==> flow/design.v <==
module HW3_FPMUL_754SP(Clk, Rst, St, FPmplier, FPmcand, Done, Ovf, Unf, FPproduct);
	input Clk, Rst, St;
	input [31:0] FPmplier, FPmcand;
	output reg [31:0] FPproduct;
	output reg Ovf, Unf, Done;
	wire [47:0] mult_out;
	wire [8:0] expo_out;		 
	reg [22:0] F;
	reg [8:0] E, E_biased;
	reg S;
	reg [1:0] state;
	assign mult_out = ({1'b1, FPmplier[22:0]}) * ({1'b1, FPmcand[22:0]});
	assign expo_out = (FPmplier[30:23] - 8'd127) + (FPmcand[30:23] - 8'd127);
	always @ (posedge Clk)	begin
		Done <= 1'b0;
		Ovf <= 1'b0;
		Unf <= 1'b0;
		if(Rst == 1'b1) begin
			state <= 2'b00;
		end
		else
		case(state)
			0: begin
				if(St == 1'b0)
					state <= 2'b00;
				else
					state <= 2'b01;
			end
			1: begin
				state <= 2'b10;
				S <= FPmplier[31] ^ FPmcand[31];
				if(FPmplier == 32'b0 || FPmcand == 32'b0) begin
					E <= 9'b0;
					E_biased <= 9'b0;
					F <= mult_out[45:23];
				end
				else if(mult_out[47] == 1'b1) begin
					E <= expo_out + 9'b1;
					E_biased <= expo_out + 9'd128;
					F <= mult_out[46:24];
				end
				else begin
					E <= expo_out;
					E_biased <= expo_out + 9'd127;
					F <= mult_out[45:23];
				end
			end
			2: begin
				state <= 2'b0;
				Done <= 1'b1;
				if(E_biased > 8'b11111110)
					Ovf <= 1'b1;
				if(E_biased < 8'b00000001)
					Unf <= 1'b1;
				FPproduct <= {S, E_biased[7:0], F};
			end
			default: begin
				if(St == 1'b0)
					state <= 2'b00;
				else
					state <= 2'b01;
			end
		endcase
	end
endmodule
* Step by step through the tools: HW3_FPMUL_754SP
Tool output for the design above, in the order of the flow.
Lines are those of the file above, counted from 1.
Operators carry their Yosys type and port widths (W data, S select, Z words).
Cell names lack the library's common part.
A cell with -- has no value.
- Top :: HW3_FPMUL_754SP
- Clock :: Clk
- Standard-cell library :: sky130hd
- Library corner :: tt_025C_1v80

* After elaboration
Counts by Yosys on the flattened word-level netlist (proc, flatten, opt, wreduce; memories kept). Register bits leave out memories and registers merged into their read ports (data or address); mux counts leave out enables and synchronous resets folded into registers. Print and check cells are left out. Cells with the same type and inputs are merged into one.
- Register bits :: 70
- Bits in latches :: 0
- Memory bits (writable) :: 0
- ROM bits :: 0
- Word width x clocked read ports :: 0
- Memory cells :: 0
- Input bits :: 67
- Output and inout bits :: 35
- Add/sub/neg operators :: 5
- Multipliers :: 1
- Divide/modulo/power cells :: 0
- Magnitude comparators :: 2
- Eq/ne operators :: 2
- Shifts and indexed selects :: 0
- Mux-type cells :: 8
- Bitwise logic cells :: 3
- Reductions and logical operators :: 6
** Operators by type and width (count)
- $mul A24 B24 Y48 :: 1
- $logic_not A32 Y1 :: 2
- $mux W23 :: 2
- $sub A8 B7 Y9 const B :: 2
- $lt A9 B1 Y1 const B :: 1
- $add A9 B7 Y9 const B :: 1
- $add A9 B8 Y9 const B :: 1
- $gt A9 B8 Y1 const B :: 1
- $add A9 B9 Y9 :: 1
- $mux W9 :: 1
- $reduce_and A2 Y1 :: 2
- $pmux W2 S2 :: 1
- $mux W1 :: 4
- $not A1 Y1 :: 2
- $eq A2 B1 Y1 const B :: 1
- $eq A2 B2 Y1 const B :: 1
- $reduce_or A2 Y1 :: 1
- $xor A1 B1 Y1 :: 1
- $logic_or A1 B1 Y1 :: 1

* Longest topological paths
Depth = most cells in a row (Yosys ltp): at word level without a register or memory, in the mapped netlist without a sequential cell, where the memories' decode and read muxes count.
- Depth after elaboration :: 4
- ABC_AREA :: 0
- Depth in mapped cells :: 27

* Mapped cells and area
The flow's flattened synthesis, as Yosys stat reports it; memories are mapped. The netlist is that of the ABC_AREA named above (0 if unset); the other value can give another one.
- Cell count :: 2355
- Chip area (Yosys) :: 21753.4 um2
- Mapped flip-flops :: 71
- Buffer cells :: 103
** Cell types
- fa_1 :: count 482, total area 9.65E+03 um2
- ha_1 :: count 185, total area 2314.72 um2
- inv_1 :: count 600, total area 2252.16 um2
- edfxtp_1 :: count 65, total area 1.95E+03 um2
- and2_1 :: count 241, total area 1.51E+03 um2
- nand2_1 :: count 296, total area 1.11E+03 um2
- clkbuf_1 :: count 90, total area 337.824 um2
- a21oi_1 :: count 48, total area 240.23 um2
- nor2_1 :: count 64, total area 240.23 um2
- xnor2_1 :: count 24, total area 210.202 um2
- mux2_2 :: count 14, total area 157.651 um2
- nor4_1 :: count 24, total area 150.144 um2
- o21ai_0 :: count 25, total area 125.12 um2
- dfxtp_1 :: count 6, total area 120.115 um2
- a21o_1 :: count 15, total area 112.608 um2
- nand3_1 :: count 22, total area 110.106 um2
- xor2_1 :: count 12, total area 105.101 um2
- nand4_1 :: count 13, total area 81.328 um2
Other cell types: 48; their cells: 129.

* Timing after synthesis
Path of least setup slack by OpenSTA after synthesis, without wires, with an ideal clock, recovery checks aside; 20% of the period is set as input and as output delay. Where synthesis merged equal registers, the netlist keeps one of their names.
- Kind :: input to register
- Start :: input port FPmcand[12]
- End :: register F[18]
- Period :: 8.6 ns
- Library setup time :: 0.260 ns
- Launch time at the first pin :: 1.720 ns
- Data arrival time :: 8.027 ns
- Data required time :: 8.340 ns
- Slack :: 0.313 ns
- Path delay :: 6.567 ns
- Stages on the path :: 26
- Path buffers :: 1
- Synthesis period reached :: 8.287 ns
"path delay" = arrival - input delay + setup time.
"stages on the path": output pins that drive a net of the path, with the launching flip-flop's if there is one; two outputs of one cell count as two.
"synthesis period reached" is the clock period less the worst setup slack; recovery checks do not enter. This is arithmetic on one report: input and output delays are still those of the set period (20% each).
The rows between start and end are the longest chain of elaborated cells between them; the timing report does not say that the signal goes this way. Where chains are equally long, one stands for them.
A line is the first line of the expression or statement that the cell stems from. Yosys adds cells for indexed reads and writes and turns some case tables into memories.
At most two assigning lines are given for a register; there are more.
- Path through :: clkbuf_1 inv_1 nor2_1 fa_1 inv_1 fa_1 inv_1 fa_1 inv_1 fa_1 inv_1 fa_1 fa_1 inv_1 fa_1 inv_1 ha_1 a21oi_1 o21ai_0 and2_1 o311a_1 a2111oi_1 o31ai_1 a21o_1 xor2_1 mux2_2
- Length of the longest elaborated chain :: 3
- Elaborated cells on any way between the ends :: 5
- Source lines of those cells :: 3
- Classes of those cells :: mul: 1; mux: 2; reduce/logical: 2
** RTL lines, path post-synthesis
- from (decl) :: RTL line 3 : input [31:0] FPmplier, FPmcand;
- $mul A24 B24 Y48 :: RTL line 12 : assign mult_out = ({1'b1, FPmplier[22:0]}) * ({1'b1, FPmcand[22:0]});
- $mux W23 :: RTL line 37 : else if(mult_out[47] == 1'b1) begin
- $mux W23 :: RTL line 32 : if(FPmplier == 32'b0 || FPmcand == 32'b0) begin
- to (assign) :: RTL line 35 : F <= mult_out[45:23];
- to (assign) :: RTL line 40 : F <= mult_out[46:24];
- to (decl) :: RTL line 8 : reg [22:0] F;

* Timing after layout
From the final timing report of flow run 1: the path of least setup slack in the routed layout; clock arrival at registers is part of the times.
- Kind :: input to register
- Start :: input port FPmplier[20]
- End :: register F[22]
- Period :: 12.4 ns
- Library setup time :: 0.25 ns
- Launch time at the first pin :: 2.48 ns
- Data arrival time :: 10.83 ns
- Data required time :: 12.50 ns
- Slack :: 1.67 ns
- Stages on the path :: 24
- Path buffers :: 2
The rows between start and end are the longest chain of elaborated cells between them; the timing report does not say that the signal goes this way. Where chains are equally long, one stands for them.
At most two assigning lines are given for a register; there are more.
- Path through :: dlymetal6s2s_1 clkbuf_2 nand2_1 fa_1 inv_1 fa_1 inv_1 fa_1 fa_1 inv_1 fa_1 fa_1 inv_1 fa_1 inv_1 ha_1 nand2_1 nor4_1 o311a_2 a2111oi_2 o31ai_1 a211oi_1 xnor2_1 mux2_2
- Length of the longest elaborated chain :: 3
- Elaborated cells on any way between the ends :: 5
- Source lines of those cells :: 3
- Classes of those cells :: mul: 1; mux: 2; reduce/logical: 2
** RTL lines, path post-layout
- from (decl) :: RTL line 3 : input [31:0] FPmplier, FPmcand;
- $mul A24 B24 Y48 :: RTL line 12 : assign mult_out = ({1'b1, FPmplier[22:0]}) * ({1'b1, FPmcand[22:0]});
- $mux W23 :: RTL line 37 : else if(mult_out[47] == 1'b1) begin
- $mux W23 :: RTL line 32 : if(FPmplier == 32'b0 || FPmcand == 32'b0) begin
- to (assign) :: RTL line 35 : F <= mult_out[45:23];
- to (assign) :: RTL line 40 : F <= mult_out[46:24];
- to (decl) :: RTL line 8 : reg [22:0] F;

FLOW RESULTS
============

Stored flow runs of HW3_FPMUL_754SP (3 of them; Yosys, OpenROAD, sky130hd). They differ in their settings and are not a sequence. Constraints: input delay and output delay 20% of the set period each, output load 0.01 pF.
"clock period reached" = clock period - worst setup slack. The figure is calculated, with input and output delays left at 20% of the set period.
"allowed time less slack (worst setup path)": the worst setup path's part of the clock period (all of it between registers, 20% less for each end at a port) less its slack. A launch clock that arrives late makes it longer, a capture clock that arrives late makes it shorter.

** Flow run 1
- Settings :: ABC_AREA=0; CAP_MARGIN=0; CELL_PAD_IN_SITES_DETAIL_PLACEMENT=1; CELL_PAD_IN_SITES_GLOBAL_PLACEMENT=1; CORE_ASPECT_RATIO=0.98; CORE_UTILIZATION=53; CTS_CLUSTER_DIAMETER=285; CTS_CLUSTER_SIZE=21; GPL_ROUTABILITY_DRIVEN=1; GPL_TIMING_DRIVEN=0; MAX_ROUTING_LAYER=met4; MIN_ROUTING_LAYER=met2; PLACE_DENSITY_LB_ADDON=0.09; SETUP_SLACK_MARGIN=1.77; SLEW_MARGIN=0; TNS_END_PERCENT=20; period_ns=12.4; CORE_MARGIN=2
- Setup TNS :: 0.000 ns
- Clock period reached :: 10.730 ns
- Utilization after routing :: 59.7 %
- Synthesized cell area :: 21753.4 um2
- Lowest hold slack :: 0.419 ns
- Standard-cell area after layout :: 24214.5 um2
- Smallest setup slack :: 1.670 ns
- Allowed time less slack (worst setup path) :: 8.25 ns
- Type of the worst setup path :: input to register
- Die outline area :: 42680.4 um2

** Flow run 2
- Settings :: SETUP_SLACK_MARGIN=-0.54; period_ns=8.51; CAP_MARGIN=20; CORE_MARGIN=2; CORE_UTILIZATION=40; SLEW_MARGIN=20
- Setup TNS :: -5.041 ns
- Clock period reached :: 8.777 ns
- Utilization after routing :: 48.5 %
- Synthesized cell area :: 21753.4 um2
- Lowest hold slack :: 0.416 ns
- Standard-cell area after layout :: 26078.8 um2
- Smallest setup slack :: -0.267 ns
- Allowed time less slack (worst setup path) :: 7.07 ns
- Type of the worst setup path :: input to register
- Die outline area :: 56263.8 um2

** Flow run 3
- Settings :: CAP_MARGIN=5; CORE_MARGIN=3; CORE_UTILIZATION=54; MIN_ROUTING_LAYER=met1; PLACE_DENSITY=0.84; TNS_END_PERCENT=90; period_ns=10.4; SLEW_MARGIN=20
- Setup TNS :: 0.000 ns
- Clock period reached :: 9.805 ns
- Utilization after routing :: 61.4 %
- Synthesized cell area :: 21753.4 um2
- Lowest hold slack :: 0.413 ns
- Standard-cell area after layout :: 24053.1 um2
- Smallest setup slack :: 0.595 ns
- Allowed time less slack (worst setup path) :: 7.72 ns
- Type of the worst setup path :: input to register
- Die outline area :: 42729.0 um2
